==> flow/design.v <==
`timescale 1ns / 1ps
module frequency_divider
    # ( parameter
        freq = 1000
    )
    (
        input  wire clk100MHz,  
        input  wire rst,        
        output reg  clk_div,    
        output wire tick        
    );
    localparam LOOP_COUNTER_AT = 100_000_000 / freq / 2 ;
    reg [clog2(LOOP_COUNTER_AT)-1:0] count;
    always @( posedge(clk100MHz) )
    begin
        if(rst)
        begin : counter_reset
            count   <= 0;
            clk_div <= 1'b0;
        end
        else
        begin : counter_operate
            if (count == (LOOP_COUNTER_AT - 1))
            begin : counter_loop
                count   <= 0;
                clk_div <= ~clk_div;
            end
            else
            begin : counter_increment
                count   <= count + 1;
                clk_div <= clk_div;
            end
        end
    end
    assign tick = (count == (LOOP_COUNTER_AT - 1)) && !clk_div;
    function integer clog2(input integer number);
        begin
            clog2 = 0;
            while (number)
            begin
                clog2  = clog2 + 1;
                number = number >> 1;
            end
        end
    endfunction
endmodule
`timescale 1ns / 1ps
module clock_managment_unit(
    input wire clk,
    input wire rst,
    output wire clk_100MHz,
    output wire clk_40MHz,
    output wire clk_1KHz,
    output wire tick_40MHz,   
    output wire tick_1KHz     
    );
    frequency_divider 
    #(
        .freq(1000000)   
    )    
    my_1K_divider(
        .clk100MHz(clk),
        .rst(rst),
        .clk_div(clk_1KHz),
        .tick(tick_1KHz)
    );
    frequency_divider 
    #(
        .freq(40000000)
    )    
    my_40M_divider(
        .clk100MHz(clk),
        .rst(rst),
        .clk_div(clk_40MHz),
        .tick(tick_40MHz)
    );
     assign clk_100MHz =clk;
endmodule
`timescale 1ns / 1ps
module sensor_handler(
    input wire clk,
    input wire rst,
    input wire [3:0] sensors,
    output reg [10:0] position
    );
reg [10:0] position_nxt;
always @(posedge clk) begin
    if(rst)
        position <= 0;
    else 
        position <= position_nxt;
end
always @(*) begin
    case(sensors)
    4'b1001:    position_nxt = 500;
    4'b0111:    position_nxt = 1000;
    4'b0011:    position_nxt = 750;
    4'b1110:    position_nxt = 1;
    4'b1100:    position_nxt = 250;
    4'b1011:    position_nxt = 625;
    4'b1101:    position_nxt = 375;
    4'b0001:    position_nxt = 666;
    4'b1000:    position_nxt = 333;
    default:    position_nxt = 1023;    
endcase
end
endmodule
`timescale 1ns / 1ps
module pid(
    input wire clk,
    input wire en,   
    input wire rst,
    input wire [10:0] position,
    input wire kp_sw, ki_sw, kd_sw,  
    output reg [10:0] pid_output
    );
reg signed [10:0] error, error_nxt, error_sum, error_sum_nxt, error_dif, error_dif_nxt, error_prev;
reg signed [12:0] p, p_nxt, i, i_nxt, d, d_nxt;
reg signed [10:0] output_loaded_nxt, output_buf, output_buf_nxt;
localparam  
    K_P      = 1,
    K_P_DEN  = 2,
    K_I      = 5,
    K_I_DEN  = 100,
    K_D      = 1,
    K_D_DEN  = 200,
    TIME_DIV = 100;
always @(posedge clk) begin
    if(rst) begin
        error         <= 0;
        error_sum     <= 0;
        error_dif     <= 0;
        error_prev    <= 0;
        p             <= 0;
        i             <= 0;
        d             <= 0;
        output_buf    <= 0;
        pid_output    <= 0;
    end
    else if(en) begin 
        error         <= error_nxt;
        error_sum     <= error_sum_nxt;
        error_dif     <= error_dif_nxt;
        error_prev    <= error;
        p             <= p_nxt;
        i             <= i_nxt;
        d             <= d_nxt;
        output_buf    <= output_buf_nxt;
        pid_output    <= output_loaded_nxt;
    end
end
always @(*) begin
    error_nxt = 500 - position;
    error_sum_nxt = (error == 0) ? 0 : (error_sum + error);
    error_dif_nxt = error - error_prev;
    p_nxt = kp_sw ? (K_P * error)/K_P_DEN : 0;
    i_nxt = ki_sw ? (K_I * error_sum)/(TIME_DIV * K_I_DEN) : 0;
    d_nxt = kd_sw ? (K_D * error_dif * TIME_DIV)/K_D_DEN : 0;
    output_buf_nxt = p + i + d + 500;
    if(output_buf < 0) output_loaded_nxt = 0;
    else if(output_buf > 1000) output_loaded_nxt = 0;
    else output_loaded_nxt = output_buf;
end
endmodule
`timescale 1ns / 1ps
module servo_handler(
    input  wire clk,
    input  wire en,   
    input  wire rst,
    input  wire [10:0] pid_output,
    output reg  [7:0] servo_l,
    output reg  [7:0] servo_r
    );
reg [7:0] servo_l_nxt;
reg [7:0] servo_r_nxt;
reg [3:0] state,state_nxt;
reg [20:0] counter,counter_nxt;
reg [10:0] pid_buf;
localparam        
    idle              = 3'b000,
    turn_left         = 3'b001,
    turn_right        = 3'b010,
    stop              = 3'b111,
    servo_l_on        = 8'd157,
    servo_r_on        = 8'd137,
    servo_off         = 1'd0;
always @(posedge clk) begin
    if(rst) begin
        servo_l <=0;
        servo_r <=0;
        state   <=0;
        counter <=0;
        pid_buf <=0;
    end
    else if(en) begin
        servo_l <= servo_l_nxt;
        servo_r <= servo_r_nxt;
        state   <= state_nxt;
        counter <= counter_nxt;
        pid_buf <= pid_output;
    end
end
always @(*) begin
    servo_l_nxt = 0;
    servo_r_nxt = 0;
    counter_nxt = 0;
    case (state)
        idle: begin 
            counter_nxt=0;          
            if(pid_buf == 239) begin
                state_nxt =stop;
            end
            else if(pid_buf > 500) begin
                state_nxt=turn_left;
            end  
            else if(pid_buf < 500) begin
                state_nxt=turn_right;
            end
            else begin
                state_nxt=idle;
                servo_l_nxt = servo_l_on;
                servo_r_nxt = servo_r_on; 
            end    
        end      
        turn_right: begin
            counter_nxt=counter+1;
            servo_l_nxt = servo_l_on;
            servo_r_nxt =servo_off;
            if(counter >= pid_buf)
                state_nxt=idle;
            else
                state_nxt=turn_right;
        end
        turn_left: begin
            counter_nxt=counter+1;
            servo_l_nxt = servo_off;
            servo_r_nxt =servo_r_on;
            if(pid_buf < 500 || counter >= pid_buf - 500)
                state_nxt=idle;
            else
                state_nxt=turn_left;
        end
        stop: begin
            servo_l_nxt = servo_off;
            servo_r_nxt =servo_off;
            if(pid_buf == 239)
                state_nxt =stop;
            else 
                state_nxt=idle;
        end     
        default: state_nxt=idle;        
    endcase    
end
endmodule
`timescale 1ns / 1ps
module servo_to_PWM(
   input wire clk,
   input wire rst,
   input wire [7:0] servo_L,
   input wire [7:0] servo_R,
   output reg PWM_L,
   output reg PWM_R
   );
reg PWM_L_nxt;
reg PWM_R_nxt;
reg [19:0] counter,counter_nxt;
reg [20:0] servo_l_mul,servo_r_mul;
reg [7:0] servo_L_buf, servo_R_buf;
always@ (posedge clk) begin
   if(rst) begin
      counter <=0;
      PWM_L   <=0;
      PWM_R   <=0;
   end
   else begin
      counter <=counter_nxt;
      PWM_L   <=PWM_L_nxt;
      PWM_R   <=PWM_R_nxt;
   end
end 
always @* begin
   servo_l_mul =servo_L *1000;
   servo_r_mul =servo_R *1000;
   counter_nxt = counter+1;
   if(counter > 1000000) begin
      counter_nxt=0;
   end
   if(counter > servo_l_mul) begin
      PWM_L_nxt=0;
   end
   else begin
      PWM_L_nxt =1;
   end
   if(counter >servo_r_mul) begin
      PWM_R_nxt=0;
   end
   else begin
      PWM_R_nxt =1;
   end
end 
endmodule
`timescale 1ns / 1ps
module main(
    input wire clk,
    input wire rst,
    input wire [3:0] sensor,
    input wire [2:0] sw,
    output wire [1:0] servo
    );
wire [7:0] Servo_R;
wire [7:0] Servo_L;
wire clk_40MHz;
wire clk_1KHz;
wire clk_100MHz;
wire tick_40MHz;
wire tick_1KHz;
wire [10:0] pid_output, position;
servo_handler my_servo (
    .clk(clk_100MHz),
    .en(tick_1KHz),
    .rst(rst),
    .servo_l(Servo_L),
    .servo_r(Servo_R),
    .pid_output(pid_output)
);       
servo_to_PWM my_PWM(
    .clk(clk_100MHz),
    .rst(rst),
    .servo_L(Servo_L),
    .servo_R(Servo_R),
    .PWM_L(servo[0]),
    .PWM_R(servo[1])
);
clock_managment_unit my_clk(
.clk(clk),
.rst(rst),
.clk_100MHz(clk_100MHz),
.clk_40MHz(clk_40MHz),
.clk_1KHz(clk_1KHz),
.tick_40MHz(tick_40MHz),
.tick_1KHz(tick_1KHz)
);
pid my_pid(
    .kp_sw(sw[0]),
    .ki_sw(sw[1]),
    .kd_sw(sw[2]),
    .clk(clk_100MHz),
    .en(tick_40MHz),
    .rst(rst),
    .position(position),
    .pid_output(pid_output)
);
sensor_handler my_sensors(
    .clk(clk_100MHz),
    .rst(rst),
    .sensors(sensor),
    .position(position)
);
endmodule
# From RTL to reports: main
# Tool output for the design above, in the order of the flow.
# Line numbers count from 1 in the design file above.
# Library cell names are shortened.
# Not given: n/a
# design
top_module	main
clk_port	clk
cell_library	sky130hd
corner	tt_025C_1v80

# After elaboration
# Yosys after proc, flatten, opt, wreduce and memory -nomap, before mapping. Enables and synchronous resets that opt folds into registers are not counted as muxes. Memory bits, and registers merged into a memory's read port (data or address), are not among the register bits. Print and check cells are not counted. Equal cells are merged and count once.
# Yosys's memory passes give these memory sizes; they may raise the number of words (mostly to a power of two), join words into wider ones and drop unused or constant bits.
# word_totals
output_inout_bits	2
mem_bits_ro	160
clocked_rd_ports_x_width	10
memories	1
word_cells	94
in_bits	9
ff_bits	193
# classes
n_addsub	12
multipliers	4
div	2
equal	5
muxes	24
cmp	9
bitwise	4
reduce_and_logical	11
# memory_table
memory	words	width	rd	wr	line_no	text
(name not given)	16	10	1	0	94	case(sensors)
# ops
cell	count
divider 32 x 15 -> 32 bit with constant B	1
divider 32 x 9 -> 32 bit with constant B	1
multiplier 8 x 7 -> 15 bit with constant B	2
multiplier 11 x 6 -> 17 bit with constant B	1
2-to-1 mux 11 bit	6
multiplier 4 x 11 -> 15 bit with constant A	1
2-to-1 mux 8 bit	6
> comparator 20 x 21 -> 1 bit	2
adder 11 bit	3
>= comparator 21 x 32 -> 1 bit	1
case mux 8 bit (select 2 bit)	2
adder 21 x 1 -> 21 bit with constant B	1
>= comparator 21 x 11 -> 1 bit	1
2-to-1 mux 21 bit	1
adder 20 x 1 -> 20 bit with constant B	1
> comparator 20 bit with constant B	1
case mux 4 bit (select 4 bit)	1
subtractor 11 x 9 -> 12 bit with constant B	1
adder 11 x 1 -> 11 bit	1
less-than comparator 11 x 1 -> 1 bit with constant B	1
adder 11 x 10 -> 11 bit with constant B	1
subtractor 11 bit	1
> comparator 11 bit with constant B	1
equality test 11 x 8 -> 1 bit with constant B	1
> comparator 11 x 9 -> 1 bit with constant B	1
less-than comparator 11 x 9 -> 1 bit with constant B	1
zero test 11 bit	1
subtractor 9 x 11 -> 11 bit with constant A	1
# Not listed: further kinds 17, cells in them 28.

# Longest topological paths
# Yosys ltp: most cells in a row. Word level: on the elaborated netlist, between registers, memories and ports. Mapped: between sequential cells and ports; inverters and the memories' decode and read muxes count.
# logic_depth
ltp_word	5
abc_area	0
depth_mapped	54
depth_no_buf	46

# After synthesis
# Source: synth_stat.txt of the flow (Yosys; design flattened, memories mapped). It holds for the ABC_AREA given above (unset counts as 0); a run with the other value may have another netlist.
# Totals and module areas in this step are rounded.
# by_type
cell_type	count	type_area_um2
dfxtp_1	176	3.52E+03
ha_1	157	1.96E+03
xnor2_1	103	902.115
a21oi_1	170	850.816
nand2_1	212	795.763
nor2_1	208	780.749
xor2_1	65	569.296
fa_1	23	460.442
inv_1	104	390.374
nand3_1	68	340.326
o21ai_0	68	340.326
a22oi_1	43	322.81
nor3_1	54	270.259
a21o_1	35	262.752
clkbuf_1	60	225.216
a211oi_1	29	217.709
mux2i_1	21	210.202
o211ai_1	21	157.651
# Not listed: further types 104, cells in them 484.
# synth_totals
stdcells	2101
ffs	176
sequential_area_um2	3520
buf_cells	79
synth_area_um2	16600
# By module: a second synthesis without flattening, with its own total; a netlist apart from the flattened one above.
# unflattened
cells_unflattened	2472
hier_area_um2	20000
# Each row is one instance without its submodules.
# modules
module	cells	instances	area_um2	seq_area_um2
pid	1577	1	12100	1960
servo_to_PWM	488	1	4370	440
servo_handler	312	1	2630	761
sensor_handler	57	1	522	200
frequency_divider (freq=1000000)	31	1	294	140
frequency_divider (freq=40000000)	6	1	60.1	40.0
clock_managment_unit	1	1	7.5	0.0
main	0	1	0.0	0.0

# Timing after synthesis
# Path of least setup slack by OpenSTA after synthesis, without wires, with an ideal clock, recovery checks aside; 20% of the period is set as input and as output delay. Where synthesis merged equal registers, the netlist keeps one of their names.
# synth_path
path_type	reg2reg
startpoint	reg my_pid.error_dif[2]
endpoint	reg my_pid.d[10]
required_ps	13872
t_first_pin_ps	0
path_stages	50
path_delay_ps	12025
clock_period_ps	14000
path_slack_ps	1975
n_path_buf	3
setup_ps	128
arrival_time_ps	11897
period_less_setup_slack_ps	12025
# "path_delay_ps" is the arrival time less input delay plus setup time.
# "path_stages" counts driving pins, that of a launching flip-flop among them; a cell with two outputs on the path counts twice.
# "period_less_setup_slack_ps" is the clock period less the worst setup slack; recovery checks do not enter. This is arithmetic on one report: input and output delays are still those of the set period (20% each).
# Between the ends stands the longest chain of elaborated cells between them, by number of cells; it is not shown to be the way that was timed. Of several equally long chains one is given.
# Each line given opens the expression or statement behind the cell; cells for indexed reads and writes are added by Yosys, which also makes memories of some case tables.
# synth_between
path_cell_list	dfxtp_1 > inv_1 > ha_1 > fa_1 > ha_1 > ha_1 > fa_1 > or4_4 > nor3_2 > o21a_2 > or4b_1 > o31ai_2 > a22oi_2 > o21ai_1 > a32oi_2 > o31a_2 > o211a_1 > a211o_1 > [... 14 more ...] > a21oi_2 > mux2_2 > o31ai_2 > o211a_1 > nand4b_1 > a31oi_4 > o21ai_2 > mux2_4 > a21oi_1 > nor2_1 > or2_2 > a21oi_1 > nor2_1 > ha_1 > a41oi_1 > xnor2_1 > a22oi_1 > nor2_1
elab_chain_cells	3
cells_between	3
cone_lines	1
classes_between	mul: 1; div: 1; mux: 1
# synth_rtl
element	line_no	text
start: declaration	117	reg signed [10:0] error, error_nxt, error_sum, error_sum_nxt, error_dif, error_dif_nxt, error_prev;
start: assignment	132	error_dif     <= 0;
start: assignment	143	error_dif     <= error_dif_nxt;
multiplier 11 x 6 -> 17 bit	158	d_nxt = kd_sw ? (K_D * error_dif * TIME_DIV)/K_D_DEN : 0;
divider 32 x 9 -> 32 bit	158
2-to-1 mux 11 bit	158
end: assignment	136	d             <= 0;
end: assignment	147	d             <= d_nxt;
end: declaration	118	reg signed [12:0] p, p_nxt, i, i_nxt, d, d_nxt;

# Path in the finished layout
# Path of least setup slack in the final report of run A (OpenROAD, finished layout, wires in). Where an end is a register, its clock arrival counts in the times.
# The path's times are printed in steps of 10 ps; the period is the one set.
# layout_path
path_type	reg2reg
startpoint	reg my_pid.error_dif[10]
endpoint	reg my_pid.d[10]
path_slack_ps	4500
t_first_pin_ps	440
setup_ps	130
path_stages	46
clock_period_ps	20000
arrival_time_ps	15810
required_ps	20310
n_path_buf	0
# Between the ends stands the longest chain of elaborated cells between them, by number of cells; it is not shown to be the way that was timed. Of several equally long chains one is given.
# layout_between
path_cell_list	dfxtp_1 > ha_1 > xnor2_1 > xnor2_1 > ha_1 > ha_1 > a21o_1 > a221oi_1 > nor2_1 > a211o_1 > o2111a_2 > nor4_2 > a21oi_1 > o211ai_2 > mux2i_2 > nand2_1 > o32ai_2 > nor3_1 > [... 10 more ...] > a21oi_2 > and4_1 > o21ai_2 > o41ai_1 > nand2_1 > a21o_1 > o21ai_2 > mux2_4 > a21oi_1 > nor2_1 > or2_2 > a21oi_1 > nor2_1 > ha_1 > a41oi_1 > xnor2_1 > a22oi_1 > nor2_1
elab_chain_cells	3
cells_between	3
cone_lines	1
classes_between	mul: 1; div: 1; mux: 1
# layout_rtl
element	line_no	text
start: declaration	117	reg signed [10:0] error, error_nxt, error_sum, error_sum_nxt, error_dif, error_dif_nxt, error_prev;
start: assignment	132	error_dif     <= 0;
start: assignment	143	error_dif     <= error_dif_nxt;
multiplier 11 x 6 -> 17 bit	158	d_nxt = kd_sw ? (K_D * error_dif * TIME_DIV)/K_D_DEN : 0;
divider 32 x 9 -> 32 bit	158
2-to-1 mux 11 bit	158
end: assignment	136	d             <= 0;
end: assignment	147	d             <= d_nxt;
end: declaration	118	reg signed [12:0] p, p_nxt, i, i_nxt, d, d_nxt;

# 4 stored runs of main in the flow (synthesis by Yosys, layout by OpenROAD, sky130hd cells), in arbitrary order. Constraints: input delay and output delay 20% of the set period each, output load 0.01 pF.
# "period_reached_ps" is the run's clock period less its worst setup slack. It is reckoned from that one timing run; input and output delays stay at 20% of the period that was set.
# By "critical_path_time_ps" is meant the share of the clock period that the worst setup path is allowed (20% is reserved at inputs, 20% at outputs), minus its slack. Clock arrival times at its registers enter into it.
# "critical_path_time_ps" is given in steps of 10 ps.
# Values from the reports are rounded here.
# A setting shown as n/a is not set for that run.
# A result given as n/a is not shown for that run.
run name	CORE_UTILIZATION	period_ns	CAP_MARGIN	CORE_MARGIN	SLEW_MARGIN	CELL_PAD_IN_SITES_DETAIL_PLACEMENT	CELL_PAD_IN_SITES_GLOBAL_PLACEMENT	CORE_ASPECT_RATIO	HOLD_SLACK_MARGIN	MAX_ROUTING_LAYER	MIN_ROUTING_LAYER	PLACE_DENSITY_LB_ADDON	TNS_END_PERCENT	GPL_ROUTABILITY_DRIVEN	GPL_TIMING_DRIVEN	SETUP_SLACK_MARGIN	CTS_CLUSTER_DIAMETER	PLACE_DENSITY	synth_chip_area_um2	critical_path_time_ps	path_kind	utilization_frac	finalCellArea_um2	ws_hold_ps	period_reached_ps	fin_ws_ps	tns_setup_ps	final_die_area_um2
run A	40	20.0	20	2	20	n/a	n/a	n/a	n/a	n/a	n/a	n/a	n/a	n/a	n/a	n/a	n/a	n/a	16600	15500	reg2reg	0.432	17600	454	15499	4500	0	43000
run B	29	14.0	20	2	20	0	2	1.92	0.24	met5	met1	0.13	100	n/a	n/a	n/a	n/a	n/a	16600	13160	reg2reg	0.347	19600	452	13162	838	0	59100
run C	54	10.6	20	2	20	0	2	n/a	n/a	met5	n/a	0.24	n/a	0	1	2.84	n/a	n/a	n/a	n/a	n/a	n/a	n/a	n/a	n/a	n/a	n/a	n/a
run D	59	22.9	35	2	20	n/a	0	1.87	n/a	n/a	n/a	n/a	n/a	1	n/a	4.88	129	0.83	16600	15280	reg2reg	0.635	17500	457	15283	7620	0	29500
# Run C: unfinished; error FLW-0024 in placement
